==> flow/design.v <==
`timescale 1ns / 1ps
`default_nettype none
module Debounce(
    input wire btn, 
    input wire clk, 
    output reg led
    );
    reg [15:0] counter;  
    wire TC;  
    always @(posedge clk) begin
        if(~btn) begin
            counter <= 0;  
        end
        else begin
            counter <= counter + 1; 
        end
    end
    assign TC = (counter == 65534);  
    always @(posedge clk) begin
        if(~btn) begin
            led <= 0;  
        end
        else if (TC) begin
            led <= 1;  
        end
        else
            led <= led;  
    end
endmodule
`timescale 1ns / 1ps
module edge_generator(input wire clk, input wire rst, input wire signal, output reg out);  
    reg sig_p; 
    always @(posedge clk) begin
        if(rst == 1) begin
            out <= 0;
            sig_p <= 0;
        end else 
        begin
            if((sig_p != signal) && (signal)) begin
                out <= 1; 
            end 
            else out <= 0; 
            sig_p <= signal;
        end
    end
endmodule
`default_nettype none
`timescale 1ns / 1ps
module cla_adder(input wire [3:0] A, input wire [3:0] B, input wire CI, output wire CO, output wire [3:0] SUM);
    wire [3:0] propegated, generated;
    wire [3:0] carries;
    assign carries[0] = CI;
    assign propegated = A ^ B; 
    assign generated = A & B;
    assign carries[1] = generated[0] | (propegated[0] & carries[0]);
    assign carries[2] = generated[1] | (propegated[1] & carries[1]);
    assign carries[3] = generated[2] | (propegated[2] & carries[2]);
    assign CO = generated[3] | (propegated[3] & carries[3]);
    genvar i;
    generate 
        for (i = 0; i < 4; i = i + 1) begin
            FA a(.A(A[i]), .B(B[i]), .CI(carries[i]), .SUM(SUM[i]));
        end
    endgenerate
endmodule 
module FA(input wire A, input wire B, input wire CI, output wire CO, output wire SUM);
    assign CO = (A & B) | (CI & (A ^ B)); 
    assign SUM = A ^ B ^ CI; 
endmodule
`timescale 1ns / 1ps
`default_nettype none
module combo_mult(input wire [3:0] a, input wire [3:0] b, output wire [7:0] res);
    wire [7:0] m [3:0];
    genvar i; 
    generate 
        for(i = 0; i < 4; i = i + 1) begin
            assign m[i] = (a[i] != 0) ? ({{4'b0}, b} << i) : 8'b0;
        end
    endgenerate
    assign res = m[0] + m[1] + m[2] + m[3];
endmodule
`timescale 1ns / 1ps
`default_nettype none
module Calculator(
    input wire [3:0] a, 
    input wire [3:0] b,
    input wire [2:0] op,
    output reg [7:0] out
);
    parameter AND = 3'b000;
    parameter OR = 3'b001;
    parameter NOT = 3'b010;
    parameter XOR = 3'b011;
    parameter ADD = 3'b100;
    parameter SUB = 3'b101;
    parameter MULT = 3'b110;
    parameter DIV = 3'b111; 
    wire adder_co;
    wire [3:0] SUM;
    wire [7:0] PRODUCT;
    wire [3:0] B_adder;
    wire CI;
    assign B_adder = (op == ADD) ? b : 
                     (op == SUB) ? ~b :
                     0; 
    assign CI = (op == SUB) ? 1 : 0; 
    cla_adder ADDER(.A(a),.B(B_adder), .CI(CI), .CO(adder_co), .SUM(SUM));
    combo_mult MULTI(.a(a), .b(b), .res(PRODUCT));
    always @(*) begin
        case(op)
            AND: begin
                out <= {{4{1'b0}}, a&b};
            end
            OR: begin
                out <= {{4{1'b0}}, a|b};
            end
            NOT: begin
                out <= {{4{1'b1}}, ~a};
            end
            XOR: begin
                out <= {{4{1'b0}}, a ^ b};
            end
            ADD: begin
                out <= {{3{1'b0}}, adder_co, SUM};
            end
            SUB: begin
                if (a < b) begin
                    out <= {{4{1'b1}}, SUM};
                end
                else out <= {{4{1'b0}}, SUM};
            end
            MULT: begin
                out <= PRODUCT;
            end
            DIV: begin
                out <= (b == 4'd0) ? 8'hFF : a/b;
            end
        endcase
   end
endmodule 
`timescale 1ns / 1ps
module val_bcd(
    input wire clk,  
    input wire reset, 
    input wire en, 
    input wire [11:0] count, 
    output reg [15:0] BCD,
    output reg rdy
    );
    parameter IDLE = 0; 
    parameter SHIFT = 1;
    parameter ADD = 2;
    reg [11:0] count_p;  
    reg [3:0] shift_idx;  
    reg [1:0] state;  
    reg [15:0] BCD_temp;  
    always @(posedge clk or posedge reset) begin
        if(reset) begin
            BCD <= 0;
            rdy <= 0; 
            shift_idx <= 0; 
            count_p <= 0; 
            state <= IDLE;
        end
        else begin
            case(state)
                IDLE : begin  
                    if(en) begin  
                        BCD <= 0;  
                        count_p <= count;  
                        shift_idx <= 0;  
                        state <= SHIFT;  
                    end 
                    else state <= IDLE;  
                    rdy <= 0;  
                end
                SHIFT : begin  
                    BCD <= {BCD[14:0], count_p[11 - shift_idx]};  
                    shift_idx <= shift_idx + 1;  
                    state <= ADD;  
                    rdy <= 0;  
                end
                ADD : begin  
                    if(shift_idx == 12) begin
                        rdy <= 1;     
                        state <= IDLE;   
                    end
                    else begin  
                        BCD <= {(BCD[15:12] >= 5) ? BCD[15:12] + 4'd3 : BCD[15:12], 
                            (BCD[11:8] >= 5) ? BCD[11:8] + 4'd3 : BCD[11:8],
                            (BCD[7:4] >= 5) ? BCD[7:4] + 4'd3 : BCD[7:4],
                            (BCD[3:0] >= 5) ? BCD[3:0] + 4'd3 : BCD[3:0]}; 
                        state <= SHIFT;  
                        rdy <= 0;  
                    end
                end
            endcase             
        end
    end
endmodule
`timescale 1ns / 1ps
`default_nettype none
module bcd_seg(
    input wire [3:0] BCD, 
    output reg [7:0] s
);
    always @(*) begin
        case(BCD)
            0: s = 8'b0000_0011; 
            1: s = 8'b1001_1111;
            2: s = 8'b0010_0101;
            3: s = 8'b0000_1101;
            4: s = 8'b1001_1001;
            5: s = 8'b0100_1001;
            6: s = 8'b0100_0001;
            7: s = 8'b0001_1111;
            8: s = 8'b0000_0001;
            9: s = 8'b0000_1001;
            10: s = 8'b1111_1101; 
            default s = 8'b1111_1111;
        endcase
end
endmodule
`timescale 1ns / 1ps
`default_nettype none
module op_seg(
    input wire [2:0] OP, 
    output reg [31:0] s
);
    always @(*) begin
        case(OP)
            0: s = 32'b1111_1111_0001_0001_1101_0101_1000_0101;  
            1: s = 32'b1111_1111_1111_1111_0000_0011_1111_0101;  
            2: s = 32'b1111_1111_1101_0101_1100_0101_1110_0001;  
            3: s = 32'b1111_1111_1001_0001_0000_0011_1111_0101;  
            4: s = 32'b1111_1111_0001_0001_1000_0101_1000_0101;  
            5: s = 32'b1111_1111_0100_1001_1100_0111_1100_0001;  
            6: s = 32'b0011_0011_0001_1011_1110_0011_1110_0001;  
            7: s = 32'b1111_1111_1000_0101_1001_1111_1000_0011;  
            default s = 32'b1111_1111_1111_1111_1111_1111_1111_1111;
        endcase
    end
endmodule
`timescale 1ns / 1ps
`default_nettype none
module Multi_Driver(
    input wire clk, 
    input wire rst, 
    input wire [31:0] segValues,
    output reg [3:0] an,
    output reg [7:0] seg
    );
    parameter DELAY = 4095; 
    reg [11:0] count;  
    always @(posedge clk) begin
        if(count < (DELAY / 4)) begin
            an <= 4'b1110;
            seg <= segValues[7:0];
        end
        else if (count < (DELAY / 2)) begin
            an <= 4'b1101;
            seg <= segValues[15:8];
        end
        else if (count < ((3 * DELAY) / 4)) begin
            an <= 4'b1011;
            seg <= segValues[23:16];
        end
        else begin
            an <= 4'b0111;
            seg <= segValues[31:24];
        end
        if (rst) count <= 0;
        else count <= count + 1; 
    end
endmodule
`timescale 1ns / 1ps
`default_nettype none
module Calculator_top(
    input wire [3:0] a, 
    input wire [3:0] b,
    input wire clk, 
    input wire rst, 
    input wire enter, 
    input wire back,
    input wire up, 
    input wire down,
    output wire [3:0] an, 
    output wire [7:0] seg,
    output reg bin_ind
);
    reg [2:0] op; 
    wire [7:0] calculator_result;  
    reg [31:0] display_value;  
    reg convert_value_enable;  
    wire up_d; wire down_d; wire enter_d; wire back_d; wire rst_d;  
    Debounce dd(.btn(down), .clk(clk), .led(down_d));
    Debounce ud(.btn(up), .clk(clk), .led(up_d));
    Debounce ed(.btn(enter), .clk(clk), .led(enter_d));
    Debounce bd(.btn(back), .clk(clk), .led(back_d));
    Debounce rd(.btn(rst), .clk(clk), .led(rst_d)); 
    Calculator calc(.a(a), .b(b), .op(op), .out(calculator_result));
    wire [15:0] BCD_result; 
    reg [11:0] value_to_convert; 
    wire bcd_val_rdy; 
    val_bcd VAL(.clk(clk), .reset(rst_d), .en(convert_value_enable), .count(value_to_convert), .rdy(bcd_val_rdy), .BCD(BCD_result));
    wire [31:0] BCD_seg;
    reg [31:0] BCD_seg_buffer;
    bcd_seg A(.BCD(BCD_result[15:12]),.s(BCD_seg[31:24]));
    bcd_seg B(.BCD(BCD_result[11:8]),.s(BCD_seg[23:16]));
    bcd_seg C(.BCD(BCD_result[7:4]),.s(BCD_seg[15:8]));
    bcd_seg D(.BCD(BCD_result[3:0]),.s(BCD_seg[7:0]));
    wire [31:0] op_seg;
    op_seg OPS(.OP(op), .s(op_seg)); 
    parameter DISP_ZEROS = 32'b0000_0011_0000_0011_0000_0011_0000_0011;
    Multi_Driver md(.segValues(display_value), .clk(clk), .rst(rst_d), .an(an), .seg(seg));
    parameter IDLE = 0;  
    parameter VALUE_SET = 1;
    parameter CONV = 2;  
    parameter RES = 3;  
    parameter OP = 4;  
    reg [1:0] result_neg; 
    reg [2:0] cs;  
    reg [2:0] ns;  
    always @(posedge clk) begin
        if(op < 4) begin  
            value_to_convert <= (1000 * calculator_result[3]) + (100 * calculator_result[2]) + (10 * calculator_result[1]) + (calculator_result[0]);
        end 
        else if(op == 5) begin  
             if(calculator_result[7]) begin  
                 result_neg[0] <= 1; 
                 value_to_convert <= {{8{1'b0}}, ((~calculator_result) + 1) & 4'b1111};  
                 if((((~calculator_result) + 1) & 4'b1111) >= 10) result_neg[1] <= 1;
                 else result_neg[1] <= 0; 
             end
             else value_to_convert <= {{4{1'b0}}, calculator_result}; 
        end 
        else begin
            value_to_convert <= {{4{1'b0}}, calculator_result}; 
        end
        if(rst_d == 1) begin
            op <= 0; 
            convert_value_enable <= 0; 
            ns <= IDLE;
            result_neg <= 0;
            display_value <= DISP_ZEROS;
        end
        else begin
            case (cs)
                IDLE: begin
                    display_value <= DISP_ZEROS; 
                    op <= 0;
                    if(ENTER) begin
                        ns <= CONV;
                    end
                    else if (UP | DOWN) begin
                        ns <= OP;
                        op <= 0; 
                    end
                end
                CONV: begin
                    if(op >= 5) begin
                        bin_ind <= 0; 
                    end else begin
                        bin_ind <= 1; 
                    end
                    display_value <= op_seg; 
                    convert_value_enable <= 1; 
                    if(bcd_val_rdy) begin
                        ns <= RES;
                        convert_value_enable <= 0;
                        if(result_neg[0]) begin  
                            if(result_neg[1]) begin
                                BCD_seg_buffer <= {16'b1111_1111_1111_1101, BCD_seg[15:0]};  
                            end else begin
                                BCD_seg_buffer <= {24'b1111_1111_1111_1111_1111_1101, BCD_seg[7:0]};  
                            end
                            result_neg <= 2'b0; 
                        end else begin
                            BCD_seg_buffer <= BCD_seg;
                        end
                    end
                    else ns <= CONV; 
                end
                RES: begin
                    result_neg <= 2'b0;
                    display_value <= BCD_seg_buffer; 
                    if (BACK) begin
                        ns <= IDLE;
                    end
                    else if (ENTER) begin
                        ns <= CONV;
                    end
                    else if (UP | DOWN) begin
                        ns <= OP;
                        op <= 0;
                    end
                    else ns <= RES;
                end
                OP: begin
                    result_neg <= 2'b0;
                    display_value <= op_seg; 
                    if (ENTER) begin
                        ns <= CONV;
                    end
                    else if(BACK) begin
                        ns <= RES;
                    end else begin
                        ns <= OP; 
                    end
                    if(UP) begin
                        op <= op + 1;
                    end
                    else if(DOWN) begin
                        op <= op - 1;
                    end
                end
            endcase 
        end
    end
    wire DOWN; wire UP; wire BACK; wire ENTER;
    edge_generator de(.clk(clk), .rst(rst_d), .signal(down_d), .out(DOWN));
    edge_generator ue(.clk(clk), .rst(rst_d), .signal(back_d), .out(BACK));
    edge_generator be(.clk(clk), .rst(rst_d), .signal(up_d), .out(UP));
    edge_generator ee(.clk(clk), .rst(rst_d), .signal(enter_d), .out(ENTER));
    always @(negedge clk) begin
        if(rst_d) begin
            cs <= IDLE; 
        end
        else begin
            cs <= ns; 
        end
    end
endmodule
# Step by step through the tools: Calculator_top
# Module Calculator_top before and after one edit of its RTL, step after step.
# "orig" refers to lines of the RTL above, "edited" to lines of the edited file.
# "diff" is "edited" less "orig", of the values as shown; "change_rel_pct" is that difference over "orig", in percent.
# Library cell names are shortened.
# Not given: -
[setup] top="Calculator_top" clock="clk" library="sky130hd" corner="tt_025C_1v80"

# The edit
# The edit as a unified diff against the file above.
# This change comes from a script, not from a designer. No optimisation was intended, and the edited design may behave differently.
# begin of diff
@@ -278,5 +278,5 @@
 module Calculator_top(
     input wire [3:0] a, 
-    input wire [3:0] b,
+    input wire [3:0] b_ext,
     input wire clk, 
     input wire rst, 
@@ -289,4 +289,6 @@
     output reg bin_ind
 );
+    reg [3:0] b;
+    always @(posedge clk) b <= b_ext;
     reg [2:0] op; 
     wire [7:0] calculator_result;  
# end of diff

# After elaboration
# Yosys after proc, flatten, opt, wreduce and memory -nomap, before mapping. Print and check cells are not counted.
# Memory sizes are those after Yosys's memory passes, which may raise the word count (mostly to a power of two), join words into wider ones and drop unused or constant bits.
[bits] item="clocked_rd_ports_x_width" orig=23 edited=23 diff=0 change_rel_pct=0.00
[bits] item="inputBits" orig=14 edited=14 diff=0 change_rel_pct=0.00
[bits] item="mem_count" orig=5 edited=5 diff=0 change_rel_pct=0.00
[bits] item="latch_bits" orig=0 edited=0 diff=0
[bits] item="ff_bits" orig=241 edited=245 diff=4 change_rel_pct=1.66
[bits] item="rom_bits" orig=632 edited=632 diff=0 change_rel_pct=0.00
[bits] item="output_inout_bits" orig=13 edited=13 diff=0 change_rel_pct=0.00
[bits] item="ram_bits" orig=0 edited=0 diff=0
[op_classes] item="shift" orig=1 edited=1 diff=0 change_rel_pct=0.00
[op_classes] item="mul" orig=3 edited=3 diff=0 change_rel_pct=0.00
[op_classes] item="n_mux" orig=71 edited=71 diff=0 change_rel_pct=0.00
[op_classes] item="n_div" orig=1 edited=1 diff=0 change_rel_pct=0.00
[op_classes] item="cmp" orig=11 edited=11 diff=0 change_rel_pct=0.00
[op_classes] item="n_logic" orig=26 edited=26 diff=0 change_rel_pct=0.00
[op_classes] item="addsub" orig=21 edited=21 diff=0 change_rel_pct=0.00
[op_classes] item="reduce_and_logical" orig=28 edited=28 diff=0 change_rel_pct=0.00
[op_classes] item="n_eq" orig=33 edited=33 diff=0 change_rel_pct=0.00
[memory_table] item="mem_shapes" orig="8x23 r1 w0; 16x7 r1 w0; 16x7 r1 w0; 16x7 r1 w0; 16x7 r1 w0" edited="8x23 r1 w0; 16x7 r1 w0; 16x7 r1 w0; 16x7 r1 w0; 16x7 r1 w0"
# Operator kinds equal on both sides are left out: 77.

# Longest topological paths
# Yosys ltp: most cells in a row. Word level: on the elaborated netlist, between registers, memories and ports. Mapped: between sequential cells and ports; inverters and the memories' decode and read muxes count.
[depth] item="word_depth" orig=23 edited=23 diff=0 change_rel_pct=0.00
[depth] item="ABC_AREA" orig="0" edited="0"
[depth] item="mapped_depth" orig=55 edited=55 diff=0 change_rel_pct=0.00
[depth] item="depth_no_buf" orig=54 edited=55 diff=1 change_rel_pct=1.85

# After synthesis
# Source: synth_stat.txt of the flow (Yosys; design flattened, memories mapped). It holds for the ABC_AREA given above (unset counts as 0); a run with the other value may have another netlist.
[mapped] item="area_um2" orig=13420.4 edited=13580.5 diff=160.1 change_rel_pct=1.19
[mapped] item="ffs" orig=248 edited=252 diff=4 change_rel_pct=1.61
[mapped] item="n_buf" orig=51 edited=48 diff=-3 change_rel_pct=-5.88
[mapped] item="sequential_area_um2" orig=5426.5 edited=5506.5 diff=80.0 change_rel_pct=1.47
[mapped] item="stdcells" orig=1500 edited=1503 diff=3 change_rel_pct=0.20
[types] cell_type="nor2_1" orig=131 edited=104 diff=-27 change_rel_pct=-20.61
[types] cell_type="o21ai_0" orig=104 edited=124 diff=20 change_rel_pct=19.23
[types] cell_type="nand2_1" orig=118 edited=130 diff=12 change_rel_pct=10.17
[types] cell_type="xnor2_1" orig=60 edited=49 diff=-11 change_rel_pct=-18.33
[types] cell_type="a31oi_1" orig=21 edited=11 diff=-10 change_rel_pct=-47.62
[types] cell_type="or3_1" orig=26 edited=34 diff=8 change_rel_pct=30.77
[types] cell_type="and2_1" orig=59 edited=53 diff=-6 change_rel_pct=-10.17
[types] cell_type="o211ai_1" orig=10 edited=4 diff=-6 change_rel_pct=-60.00
[types] cell_type="mux2i_1" orig=9 edited=15 diff=6 change_rel_pct=66.67
[types] cell_type="nor2b_1" orig=30 edited=35 diff=5 change_rel_pct=16.67
[types] cell_type="nor3_1" orig=28 edited=33 diff=5 change_rel_pct=17.86
[types] cell_type="a21boi_0" orig=16 edited=21 diff=5 change_rel_pct=31.25
[types] cell_type="dfxtp_1" orig=185 edited=189 diff=4 change_rel_pct=2.16
[types] cell_type="a21oi_1" orig=79 edited=75 diff=-4 change_rel_pct=-5.06
[types] cell_type="inv_1" orig=79 edited=75 diff=-4 change_rel_pct=-5.06
[types] cell_type="o31ai_1" orig=4 edited=8 diff=4 change_rel_pct=100.00
[types] cell_type="clkbuf_1" orig=41 edited=38 diff=-3 change_rel_pct=-7.32
[types] cell_type="and3_1" orig=16 edited=13 diff=-3 change_rel_pct=-18.75
# Cell types equal on both sides are left out: 25.
# Not every row of either side is listed.
# By module: a second synthesis without flattening, with its own total; a netlist apart from the flattened one above.
[hier_totals] item="hier_cells" orig=1611 edited=1604 diff=-7 change_rel_pct=-0.43
[hier_totals] item="hier_area_um2" orig=14687.8 edited=14779.2 diff=91.4 change_rel_pct=0.62
# Rows give one instance, submodules left out.
[modules_orig] mod="Debounce" seq_area_um2=340.3 area_um2=750.7 cells=84 instances=5
[modules_orig] mod="Calculator_top" seq_area_um2=2072.0 area_um2=3726.1 cells=343 instances=1
[modules_orig] mod="val_bcd" seq_area_um2=902.1 area_um2=2043.2 cells=205 instances=1
[modules_orig] mod="Calculator" seq_area_um2=0.0 area_um2=1983.2 cells=275 instances=1
[modules_orig] mod="Multi_Driver" seq_area_um2=480.5 area_um2=1084.8 cells=104 instances=1
[modules_orig] mod="bcd_seg" seq_area_um2=0.0 area_um2=237.7 cells=35 instances=4
[modules_orig] mod="combo_mult" seq_area_um2=0.0 area_um2=385.4 cells=42 instances=1
[modules_orig] mod="op_seg" seq_area_um2=0.0 area_um2=356.6 cells=53 instances=1
[modules_orig] mod="edge_generator" seq_area_um2=40.0 area_um2=58.8 cells=4 instances=4
[modules_orig] mod="cla_adder" seq_area_um2=0.0 area_um2=88.8 cells=9 instances=1
[modules_orig] mod="FA" seq_area_um2=0.0 area_um2=20.0 cells=1 instances=4
[modules_edited] mod="Calculator_top" seq_area_um2=2152.1 area_um2=3816.2 cells=341 instances=1
[modules_edited] mod="Debounce" seq_area_um2=340.3 area_um2=750.7 cells=84 instances=5
[modules_edited] mod="val_bcd" seq_area_um2=902.1 area_um2=2043.2 cells=205 instances=1
[modules_edited] mod="Calculator" seq_area_um2=0.0 area_um2=1984.4 cells=270 instances=1
[modules_edited] mod="Multi_Driver" seq_area_um2=480.5 area_um2=1084.8 cells=104 instances=1
[modules_edited] mod="bcd_seg" seq_area_um2=0.0 area_um2=237.7 cells=35 instances=4
[modules_edited] mod="combo_mult" seq_area_um2=0.0 area_um2=385.4 cells=42 instances=1
[modules_edited] mod="op_seg" seq_area_um2=0.0 area_um2=356.6 cells=53 instances=1
[modules_edited] mod="edge_generator" seq_area_um2=40.0 area_um2=58.8 cells=4 instances=4
[modules_edited] mod="cla_adder" seq_area_um2=0.0 area_um2=88.8 cells=9 instances=1
[modules_edited] mod="FA" seq_area_um2=0.0 area_um2=20.0 cells=1 instances=4

# Layout results
# Both versions went through the flow (Yosys, OpenROAD) with the same settings in each pair. Constraints: input delay and output delay 20% of the set period each, output load 0.01 pF.
[settings_pair_1] CORE_UTILIZATION=40 period_ns=11.5 CAP_MARGIN=20 CORE_MARGIN=2 SLEW_MARGIN=20
[results_pair_1] item="final_stdcell_area_um2" orig=15275.9 edited=15253.4 diff=-22.5 change_rel_pct=-0.15
[results_pair_1] item="fin_power_mw" orig=2.071 edited=2.191 diff=0.120 change_rel_pct=5.79
[results_pair_1] item="dieArea_um2" orig=35032.6 edited=35441.8 diff=409.2 change_rel_pct=1.17
[results_pair_1] item="yosys.chip_area_um2" orig=13420.4 edited=13580.5 diff=160.1 change_rel_pct=1.19
[results_pair_1] item="setup_tns_ns" orig=0.000 edited=0.000 diff=0.000
[results_pair_1] item="final_setup_ws_ns" orig=0.672 edited=1.143 diff=0.471
[results_pair_1] item="final_util_pct" orig=45.9 edited=45.6 diff=-0.3
[results_pair_1] item="achieved_period_ns" orig=10.828 edited=10.357 diff=-0.471 change_rel_pct=-4.35
[settings_pair_2] CELL_PAD_IN_SITES_GLOBAL_PLACEMENT=1 CORE_MARGIN=2 CORE_UTILIZATION=24 CTS_CLUSTER_SIZE=84 GPL_TIMING_DRIVEN=0 MAX_ROUTING_LAYER="met4" PLACE_DENSITY_LB_ADDON=0.1 SETUP_SLACK_MARGIN=0.85 SLEW_MARGIN=40 period_ns=13.3 CAP_MARGIN=20
[results_pair_2] item="final_stdcell_area_um2" orig=15886.5 edited=15979.1 diff=92.6 change_rel_pct=0.58
[results_pair_2] item="fin_power_mw" orig=1.893 edited=2.062 diff=0.169 change_rel_pct=8.93
[results_pair_2] item="dieArea_um2" orig=57825.8 edited=58503.5 diff=677.7 change_rel_pct=1.17
[results_pair_2] item="yosys.chip_area_um2" orig=13420.4 edited=13580.5 diff=160.1 change_rel_pct=1.19
[results_pair_2] item="setup_tns_ns" orig=0.000 edited=0.000 diff=0.000
[results_pair_2] item="final_setup_ws_ns" orig=1.468 edited=1.797 diff=0.329
[results_pair_2] item="final_util_pct" orig=28.8 edited=28.4 diff=-0.4
[results_pair_2] item="achieved_period_ns" orig=11.832 edited=11.503 diff=-0.329 change_rel_pct=-2.78
# "achieved_period_ns" = clock period - worst setup slack. The figure is calculated, with input and output delays left at 20% of the set period.
# "fin_power_mw": no workload was simulated; the value follows from the tool's default switching activity.
